==> flow/design.v <==
`timescale 1ns/1ps
module pic_buffer_v2 #(
    parameter DSIZE = 8,
    parameter IMAGE_WIDTH = 256,
    parameter IMAGE_LENGTH= 256,
    parameter BUFFER_SIZE = IMAGE_WIDTH*2+3
) (
	input               clk, 
    input               rst_n,
    input               frame_start,
    input               shift,
	input  [DSIZE-1:0]  sr_in,
    output rng_flag,
    output              sr_pixel_valid,
    output [DSIZE-1:0]  sr_pixel_0, sr_pixel_1, sr_pixel_2,
    output [DSIZE-1:0]  sr_pixel_3, sr_pixel_4, sr_pixel_5,
    output [DSIZE-1:0]  sr_pixel_6, sr_pixel_7, sr_pixel_8 
);
localparam IMAGE_SIZE           = IMAGE_WIDTH*IMAGE_LENGTH;
localparam ISIZE                = $clog2(IMAGE_SIZE+1);
localparam STARTING_OFFSET      = IMAGE_WIDTH+1;
localparam BUFFER_TOP_OFFSET    = IMAGE_WIDTH+2-1;
localparam BUFFER_BOT_OFFSET    = IMAGE_SIZE-IMAGE_WIDTH-1;
localparam WSIZE                = $clog2(IMAGE_WIDTH+1);
localparam CSIZE                = $clog2(STARTING_OFFSET);
localparam TOP_LIMIT = 2*IMAGE_WIDTH-1;
localparam BOT_LIMIT = IMAGE_SIZE-IMAGE_WIDTH-1;
reg [DSIZE-1:0] sr [BUFFER_SIZE-1:0];
reg 			sr_valid;
reg [ISIZE-1:0] image_counter;
reg [WSIZE-1:0] column_counter;
reg [CSIZE-1:0] offset_counter;
wire bottom_shift;
wire init_tag,t_tag,rm_tag,b_tag,r_tag,cm_tag,l_tag;
reg activate_rng;
assign rng_flag = activate_rng;
always @(posedge clk, negedge rst_n) begin
    if (!rst_n) begin
        activate_rng    <= 1'b0;
    end else begin
        if (offset_counter == IMAGE_WIDTH || offset_counter == IMAGE_WIDTH + 1) begin
            activate_rng <= 1'b1;
        end else if (!shift) begin
            activate_rng <= 1'b0;
        end
    end
end
always @(posedge clk, negedge rst_n) begin
    if (!rst_n) begin
        image_counter   <=  'd0;
        column_counter  <=  'd0;
        offset_counter <='d0;
        sr_valid        <= 1'b0;
    end else if (frame_start) begin
        image_counter       <=  'd0;
        offset_counter      <=  'd0;
        column_counter      <=  'd0;
        sr_valid            <= 1'b0;
    end else if ((shift) && (offset_counter <  STARTING_OFFSET)) begin
        sr_valid            <= 1'b0;
        image_counter       <=  'd0;
        column_counter      <=  'd0;
        if (offset_counter == STARTING_OFFSET-1) begin
            offset_counter  <= STARTING_OFFSET;
        end else begin
            offset_counter  <= offset_counter + 'd1;
        end
    end else if (((shift || bottom_shift) && init_tag) && (image_counter != IMAGE_SIZE)) begin
        sr_valid <= 1'b1;
        image_counter <= image_counter + 1;
        if ( column_counter == IMAGE_WIDTH) begin
            column_counter <= 'd1;
        end else begin
            column_counter <= column_counter+ 1;
        end
    end else if ((image_counter == IMAGE_SIZE)) begin
        sr_valid <= 1'b0;
        image_counter <=  'd0;
    end
end
integer n;
always @ (posedge clk)begin
    for (n = BUFFER_SIZE-1; n>0; n = n-1) begin
        sr[n] <= sr[n-1];
    end
    if (shift == 1'b1) begin
        sr[0] <= sr_in;
    end else begin
        sr[0] <= 'd0;
    end
end
assign sr_pixel_valid = sr_valid;
assign bottom_shift = sr_valid && image_counter >= IMAGE_SIZE - IMAGE_WIDTH - 1 && image_counter  <= IMAGE_SIZE;
assign init_tag = offset_counter == STARTING_OFFSET;
assign l_tag    = sr_valid && column_counter == 'd1;
assign r_tag    = sr_valid && column_counter == IMAGE_WIDTH;
assign t_tag    = sr_valid && image_counter  <= 0+IMAGE_WIDTH;
assign b_tag    = sr_valid && image_counter  >= IMAGE_SIZE - IMAGE_WIDTH + 1 && image_counter  <= IMAGE_SIZE;
assign cm_tag   = sr_valid && !(r_tag || l_tag);
assign rm_tag   = sr_valid && !(t_tag || b_tag);
assign sr_pixel_0 = 
(t_tag)?(   
        (r_tag)?    (sr[IMAGE_WIDTH * 1 + 2]):
        (cm_tag)?   (sr[IMAGE_WIDTH * 1 + 2]):
                    (sr[IMAGE_WIDTH * 1 + 1]) 
):(
(rm_tag)?(
        (r_tag)?    (sr[IMAGE_WIDTH * 2 + 2]):
        (cm_tag)?   (sr[IMAGE_WIDTH * 2 + 2]):
                    (sr[IMAGE_WIDTH * 2 + 1]) 
):(
(b_tag)?(
        (r_tag)?    (sr[IMAGE_WIDTH * 2 + 2]):
        (cm_tag)?   (sr[IMAGE_WIDTH * 2 + 2]):
                    (sr[IMAGE_WIDTH * 2 + 1]) 
):('d0)
));
assign sr_pixel_1 = 
(t_tag)?(   
        (r_tag)?    (sr[IMAGE_WIDTH * 1 + 1]):
        (cm_tag)?   (sr[IMAGE_WIDTH * 1 + 1]):
                    (sr[IMAGE_WIDTH * 1 + 1]) 
):(
(rm_tag)?(
        (r_tag)?    (sr[IMAGE_WIDTH * 2 + 1]):
        (cm_tag)?   (sr[IMAGE_WIDTH * 2 + 1]):
                    (sr[IMAGE_WIDTH * 2 + 1]) 
):(
(b_tag)?(
        (r_tag)?    (sr[IMAGE_WIDTH * 2 + 1]):
        (cm_tag)?   (sr[IMAGE_WIDTH * 2 + 1]):
                    (sr[IMAGE_WIDTH * 2 + 1]) 
):('d0)
));
assign sr_pixel_2 = 
(t_tag)?(   
        (r_tag)?    (sr[IMAGE_WIDTH * 1 + 1]):
        (cm_tag)?   (sr[IMAGE_WIDTH * 1 + 0]):
                    (sr[IMAGE_WIDTH * 1 + 0]) 
):(
(rm_tag)?(
        (r_tag)?    (sr[IMAGE_WIDTH * 2 + 1]):
        (cm_tag)?   (sr[IMAGE_WIDTH * 2 + 0]):
                    (sr[IMAGE_WIDTH * 2 + 0]) 
):(
(b_tag)?(
        (r_tag)?    (sr[IMAGE_WIDTH * 2 + 1]):
        (cm_tag)?   (sr[IMAGE_WIDTH * 2 + 0]):
                    (sr[IMAGE_WIDTH * 2 + 0]) 
):('d0)
));
assign sr_pixel_3 = 
(t_tag)?(   
        (r_tag)?    (sr[IMAGE_WIDTH * 1 + 2]):
        (cm_tag)?   (sr[IMAGE_WIDTH * 1 + 2]):
                    (sr[IMAGE_WIDTH * 1 + 1]) 
):(
(rm_tag)?(
        (r_tag)?    (sr[IMAGE_WIDTH * 1 + 2]):
        (cm_tag)?   (sr[IMAGE_WIDTH * 1 + 2]):
                    (sr[IMAGE_WIDTH * 1 + 1]) 
):(
(b_tag)?(
        (r_tag)?    (sr[IMAGE_WIDTH * 1 + 2]):
        (cm_tag)?   (sr[IMAGE_WIDTH * 1 + 2]):
                    (sr[IMAGE_WIDTH * 1 + 1]) 
):('d0)
));
assign sr_pixel_4 = sr[IMAGE_WIDTH * 1 + 1]; 
assign sr_pixel_5 = 
(t_tag)?(   
        (r_tag)?    (sr[IMAGE_WIDTH * 1 + 1]):
        (cm_tag)?   (sr[IMAGE_WIDTH * 1 + 0]):
                    (sr[IMAGE_WIDTH * 1 + 0]) 
):(
(rm_tag)?(
        (r_tag)?    (sr[IMAGE_WIDTH * 1 + 1]):
        (cm_tag)?   (sr[IMAGE_WIDTH * 1 + 0]):
                    (sr[IMAGE_WIDTH * 1 + 0]) 
):(
(b_tag)?(
        (r_tag)?    (sr[IMAGE_WIDTH * 1 + 1]):
        (cm_tag)?   (sr[IMAGE_WIDTH * 1 + 0]):
                    (sr[IMAGE_WIDTH * 1 + 0]) 
):('d0)
));
assign sr_pixel_6 = 
(t_tag)?(   
        (r_tag)?    (sr[IMAGE_WIDTH * 0 + 2]):
        (cm_tag)?   (sr[IMAGE_WIDTH * 0 + 2]):
                    (sr[IMAGE_WIDTH * 0 + 1]) 
):(
(rm_tag)?(
        (r_tag)?    (sr[IMAGE_WIDTH * 0 + 2]):
        (cm_tag)?   (sr[IMAGE_WIDTH * 0 + 2]):
                    (sr[IMAGE_WIDTH * 0 + 1]) 
):(
(b_tag)?(
        (r_tag)?    (sr[IMAGE_WIDTH * 1 + 2]):
        (cm_tag)?   (sr[IMAGE_WIDTH * 1 + 2]):
                    (sr[IMAGE_WIDTH * 1 + 1]) 
):('d0)
));
assign sr_pixel_7 = 
(t_tag)?(   
        (r_tag)?    (sr[IMAGE_WIDTH * 0 + 1]):
        (cm_tag)?   (sr[IMAGE_WIDTH * 0 + 1]):
                    (sr[IMAGE_WIDTH * 0 + 1]) 
):(
(rm_tag)?(
        (r_tag)?    (sr[IMAGE_WIDTH * 0 + 1]):
        (cm_tag)?   (sr[IMAGE_WIDTH * 0 + 1]):
                    (sr[IMAGE_WIDTH * 0 + 1]) 
):(
(b_tag)?(
        (r_tag)?    (sr[IMAGE_WIDTH * 1 + 1]):
        (cm_tag)?   (sr[IMAGE_WIDTH * 1 + 1]):
                    (sr[IMAGE_WIDTH * 1 + 1]) 
):('d0)
));
assign sr_pixel_8 = 
(t_tag)?(   
        (r_tag)?    (sr[IMAGE_WIDTH * 0 + 1]):
        (cm_tag)?   (sr[IMAGE_WIDTH * 0 + 0]):
                    (sr[IMAGE_WIDTH * 0 + 0]) 
):(
(rm_tag)?(
        (r_tag)?    (sr[IMAGE_WIDTH * 0 + 1]):
        (cm_tag)?   (sr[IMAGE_WIDTH * 0 + 0]):
                    (sr[IMAGE_WIDTH * 0 + 0]) 
):(
(b_tag)?(
        (r_tag)?    (sr[IMAGE_WIDTH * 1 + 1]):
        (cm_tag)?   (sr[IMAGE_WIDTH * 1 + 0]):
                    (sr[IMAGE_WIDTH * 1 + 0]) 
):('d0)
 ));
endmodule
# Tool chain data of pic_buffer_v2
# What the tools print for pic_buffer_v2, step after step.
# Lines are those of the file above, counted from 1.
# Operators: Yosys type, input widths -> output width; for muxes data width and select width s.
# Cell names lack the library's common part.
# The mark n/a stands for no value.
[setup] top="pic_buffer_v2" clk_port="clk" lib="sky130hd" corner="tt_025C_1v80"

# Elaborated design
# Source: Yosys, flattened and elaborated. Widths are those after wreduce. Registers that Yosys merges into a memory's read port (data or address) are not register bits. Print and check cells do not count. Equal cells are merged and count once.
[classes] n_cmp=5 addsub=3 mux=48 reduce_and_logical=21 eq_ne=7
[ops] op="$mux 8" n=31
[ops] op="$mux 17" n=4
[ops] op="$mux 9" n=7
[ops] op="$ge 17x16->1 const B" n=2
[ops] op="$eq 9x9->1 const B" n=3
[ops] op="$add 9x1->9 const B" n=2
[ops] op="$add 17x1->17 const B" n=1
[ops] op="$le 17x17->1 const B" n=1
[ops] op="$eq 17x17->1 const B" n=1
[ops] op="$ne 17x17->1 const B" n=1
[ops] op="$le 17x9->1 const B" n=1
[ops] op="$logic_and 1x1->1" n=12
[ops] op="$eq 9x1->1 const B" n=1
[ops] op="$lt 9x9->1 const B" n=1
[ops] op="$mux 1" n=6
[ops] op="$logic_or 1x1->1" n=4
[ops] op="$reduce_bool 4->1" n=1
[ops] op="$reduce_bool 3->1" n=1
[ops] op="$logic_not 1->1" n=2
[ops] op="$ne 2x1->1 const B" n=1
[ops] op="$reduce_bool 2->1" n=1
[bits] in_bits=12 output_inout_bits=74 register_bits=4157

# Longest topological paths
# Yosys ltp: most cells in a row. Word level: on the elaborated netlist, between registers, memories and ports. Mapped: between sequential cells and ports; inverters and the memories' decode and read muxes count.
[depth] word_depth=10 abc_area=0 mapped_depth=9

# Mapped cells and area
# The flow's flattened synthesis, as Yosys stat reports it; memories are mapped. The netlist is that of the ABC_AREA named above (0 if unset); the other value can give another one.
# The area totals of this step are shown rounded.
[by_type] type="dfxtp_1" n=4120 area_total_um2=8.25E+04
[by_type] type="dfrtp_1" n=37 area_total_um2=925.888
[by_type] type="mux2i_1" n=33 area_total_um2=330.317
[by_type] type="mux2_2" n=24 area_total_um2=270.259
[by_type] type="nand2_1" n=59 area_total_um2=221.462
[by_type] type="nor2_1" n=56 area_total_um2=210.202
[by_type] type="o21ai_0" n=36 area_total_um2=180.173
[by_type] type="xnor2_1" n=16 area_total_um2=140.134
[by_type] type="nand3_1" n=25 area_total_um2=125.12
[by_type] type="nor4_2" n=10 area_total_um2=125.12
[by_type] type="ha_1" n=9 area_total_um2=112.608
[by_type] type="nand2b_1" n=14 area_total_um2=87.584
[by_type] type="inv_1" n=20 area_total_um2=75.072
[by_type] type="o31ai_1" n=10 area_total_um2=75.072
[by_type] type="and3_1" n=10 area_total_um2=62.56
[by_type] type="clkbuf_1" n=16 area_total_um2=60.058
[by_type] type="and2_1" n=9 area_total_um2=56.304
[by_type] type="o21ai_1" n=11 area_total_um2=55.053
# Not listed: further types 32, cells in them 84.
[mapped] n_buf=29 ff_cells=4157 cells=4599 mapped_area_mm2=0.0862

# Timing after synthesis
# Path of least setup slack by OpenSTA after synthesis, without wires, with an ideal clock, recovery checks aside; 20% of the period is set as input and as output delay. Where synthesis merged equal registers, the netlist keeps one of their names.
[synth_timing] kind="register to output" from="register column_counter[4]" to="output sr_pixel_2[0]" out_delay_ps=920 tclk_ps=4600 driving_pins=9 delay_ps=2109 t_required_ps=3680 t_first_pin_ps=0 path_slack_ps=1571 t_arrival_ps=2109 n_path_buf=2 period_less_setup_slack_ps=3029
# "delay_ps" = arrival - input delay + setup time.
# At an output port there is no setup time.
# "driving_pins" counts driving pins, that of a launching flip-flop among them; a cell with two outputs on the path counts twice.
# "period_less_setup_slack_ps" is the clock period less the worst setup slack; recovery checks do not enter. This is arithmetic on one report: input and output delays are still those of the set period (20% each).
# Between the ends stands the longest chain of elaborated cells between them, by number of cells; it is not shown to be the way that was timed. Of several equally long chains one is given.
# Each line given opens the expression or statement behind the cell; cells for indexed reads and writes are added by Yosys, which also makes memories of some case tables.
# At most two assigning lines are given for a register; there are more.
[synth_between] path_cell_list="dfrtp_1 -> or4_1 -> nor3_2 -> and3_1 -> buf_4 -> buf_4 -> mux2_2 -> nand2_1 -> o21ai_0" elab_chain_len=6
[synth_rtl] element="start, declared" line_no=31 source="reg [WSIZE-1:0] column_counter;"
[synth_rtl] element="start, assigned" line_no=51 source="column_counter  <=  'd0;"
[synth_rtl] element="start, assigned" line_no=74 source="column_counter <= column_counter+ 1;"
[synth_rtl] element="$eq 9x9->1" line_no=96 source="assign r_tag    = sr_valid && column_counter == IMAGE_WIDTH;"
[synth_rtl] element="$logic_and 1x1->1" line_no=96
[synth_rtl] element="$mux 8" line_no=147 source="(r_tag)?    (sr[IMAGE_WIDTH * 2 + 1]):"
[synth_rtl] element="$mux 8" line_no=146 source="(b_tag)?("
[synth_rtl] element="$mux 8" line_no=141 source="(rm_tag)?("
[synth_rtl] element="$mux 8" line_no=136 source="(t_tag)?("
[synth_rtl] element="end, declared" line_no=15 source="output [DSIZE-1:0]  sr_pixel_0, sr_pixel_1, sr_pixel_2,"

# Worst path after layout
# Path of least setup slack in the final report of run 1 (OpenROAD, finished layout, wires in). Where an end is a register, its clock arrival counts in the times.
# The report prints the path's times to 10 ps; the period is as set.
[layout_timing] kind="register to output" from="register column_counter[4]" to="output sr_pixel_8[6]" n_path_buf=2 t_first_pin_ps=850 t_arrival_ps=3680 tclk_ps=4470 t_required_ps=3580 out_delay_ps=890 path_slack_ps=-100 driving_pins=9
# Between the ends stands the longest chain of elaborated cells between them, by number of cells; it is not shown to be the way that was timed. Of several equally long chains one is given.
# At most two assigning lines are given for a register; there are more.
[layout_between] path_cell_list="dfrtp_1 -> or4_1 -> nor3_4 -> and3_1 -> buf_6 -> mux2_2 -> nand2_1 -> mux2i_1 -> clkdlybuf4s50_1" elab_chain_len=6
[layout_rtl] element="start, declared" line_no=31 source="reg [WSIZE-1:0] column_counter;"
[layout_rtl] element="start, assigned" line_no=51 source="column_counter  <=  'd0;"
[layout_rtl] element="start, assigned" line_no=74 source="column_counter <= column_counter+ 1;"
[layout_rtl] element="$eq 9x9->1" line_no=96 source="assign r_tag    = sr_valid && column_counter == IMAGE_WIDTH;"
[layout_rtl] element="$logic_and 1x1->1" line_no=96
[layout_rtl] element="$mux 8" line_no=233 source="(r_tag)?    (sr[IMAGE_WIDTH * 1 + 1]):"
[layout_rtl] element="$mux 8" line_no=232 source="(b_tag)?("
[layout_rtl] element="$mux 8" line_no=227 source="(rm_tag)?("
[layout_rtl] element="$mux 8" line_no=222 source="(t_tag)?("
[layout_rtl] element="end, declared" line_no=17 source="output [DSIZE-1:0]  sr_pixel_6, sr_pixel_7, sr_pixel_8"

# Measured data: module pic_buffer_v2, platform sky130hd, 6 stored runs of the flow under differing settings, order arbitrary. Input and output delays are each 20% of the period that was set; the output load is 0.01 pF.
# "clock_period_reached_ps" is the run's clock period less its worst setup slack. It is reckoned from that one timing run; input and output delays stay at 20% of the period that was set.
# "critical_path_time_ps" = time allowed to the worst setup path (clock period - input delay - output delay, where it has them) - its slack; a late launch clock adds to it, a late capture clock takes from it.
# "power_total_w" is the tool's figure for a default switching activity; nothing was simulated.
# "critical_path_time_ps" is known to 10 ps.
# The measured numbers are rounded.
run="run 1" settings CORE_UTILIZATION=50 PLACE_DENSITY=0.6 SETUP_SLACK_MARGIN=-0.38 SYNTH_MEMORY_MAX_BITS=16384 period_ns=4.47 CAP_MARGIN=20 CORE_MARGIN=2 SLEW_MARGIN=20
run="run 1" results synthesis_area_mm2=0.0862 design_die_area_mm2=0.176 final_stdcell_area_mm2=0.102 ws_setup_ps=-105 setupTns_ps=-1390 final_hold_ws_ps=284 power_total_w=0.0684 clock_period_reached_ps=4575 critical_path_time_ps=3680 worst_setup_path_type="register to output"
run="run 2" settings ABC_AREA=1 CAP_MARGIN=10 CELL_PAD_IN_SITES_DETAIL_PLACEMENT=2 CORE_ASPECT_RATIO=1.42 CORE_UTILIZATION=26 CTS_CLUSTER_DIAMETER=203 HOLD_SLACK_MARGIN=-0.04 MIN_ROUTING_LAYER="met1" PLACE_DENSITY_LB_ADDON=0.16 SLEW_MARGIN=40 SYNTH_MEMORY_MAX_BITS=16384 period_ns=3.83 CORE_MARGIN=2
run="run 2" results synthesis_area_mm2=0.0864 design_die_area_mm2=0.337 final_stdcell_area_mm2=0.106 ws_setup_ps=221 setupTns_ps=0 final_hold_ws_ps=281 power_total_w=0.0815 clock_period_reached_ps=3609 critical_path_time_ps=2840 worst_setup_path_type="register to output"
run="run 3" settings CAP_MARGIN=25 CELL_PAD_IN_SITES_DETAIL_PLACEMENT=1 CELL_PAD_IN_SITES_GLOBAL_PLACEMENT=0 CORE_UTILIZATION=19 CTS_CLUSTER_SIZE=32 SYNTH_MEMORY_MAX_BITS=16384 period_ns=5.66 CORE_MARGIN=2 SLEW_MARGIN=20
run="run 3" results synthesis_area_mm2=0.0862 design_die_area_mm2=0.459 final_stdcell_area_mm2=0.108 ws_setup_ps=84 setupTns_ps=0 final_hold_ws_ps=247 power_total_w=0.0555 clock_period_reached_ps=5576 critical_path_time_ps=4440 worst_setup_path_type="register to output"
run="run 4" settings ABC_AREA=1 CAP_MARGIN=5 CELL_PAD_IN_SITES_DETAIL_PLACEMENT=2 CORE_ASPECT_RATIO=1.42 CORE_UTILIZATION=50 CTS_CLUSTER_DIAMETER=203 HOLD_SLACK_MARGIN=-0.04 MIN_ROUTING_LAYER="met1" PLACE_DENSITY_LB_ADDON=0.16 SLEW_MARGIN=40 SYNTH_MEMORY_MAX_BITS=16384 period_ns=3.83 CORE_MARGIN=2
run="run 4" outcome="no final report: placement broke off with DPL-0033"
run="run 5" settings CELL_PAD_IN_SITES_DETAIL_PLACEMENT=2 CELL_PAD_IN_SITES_GLOBAL_PLACEMENT=2 CORE_MARGIN=6 CORE_UTILIZATION=41 CTS_CLUSTER_DIAMETER=325 GPL_TIMING_DRIVEN=1 MIN_ROUTING_LAYER="met2" PLACE_DENSITY_LB_ADDON=0.28 SETUP_SLACK_MARGIN=0.71 SYNTH_MEMORY_MAX_BITS=16384 TNS_END_PERCENT=45 period_ns=3.11 CAP_MARGIN=20 SLEW_MARGIN=20
run="run 5" results synthesis_area_mm2=0.0862 design_die_area_mm2=0.221 final_stdcell_area_mm2=0.107 ws_setup_ps=-1050 setupTns_ps=-59200 final_hold_ws_ps=266 power_total_w=0.107 clock_period_reached_ps=4160 critical_path_time_ps=3540 worst_setup_path_type="register to output"
run="run 6" settings CORE_UTILIZATION=50 CTS_CLUSTER_DIAMETER=203 HOLD_SLACK_MARGIN=-0.04 MIN_ROUTING_LAYER="met2" PLACE_DENSITY=0.6 SYNTH_MEMORY_MAX_BITS=16384 period_ns=4.6 CAP_MARGIN=20 CORE_MARGIN=2 SLEW_MARGIN=20
run="run 6" results synthesis_area_mm2=0.0862 design_die_area_mm2=0.176 final_stdcell_area_mm2=0.103 ws_setup_ps=188 setupTns_ps=0 final_hold_ws_ps=269 power_total_w=0.0671 clock_period_reached_ps=4412 critical_path_time_ps=3490 worst_setup_path_type="register to output"
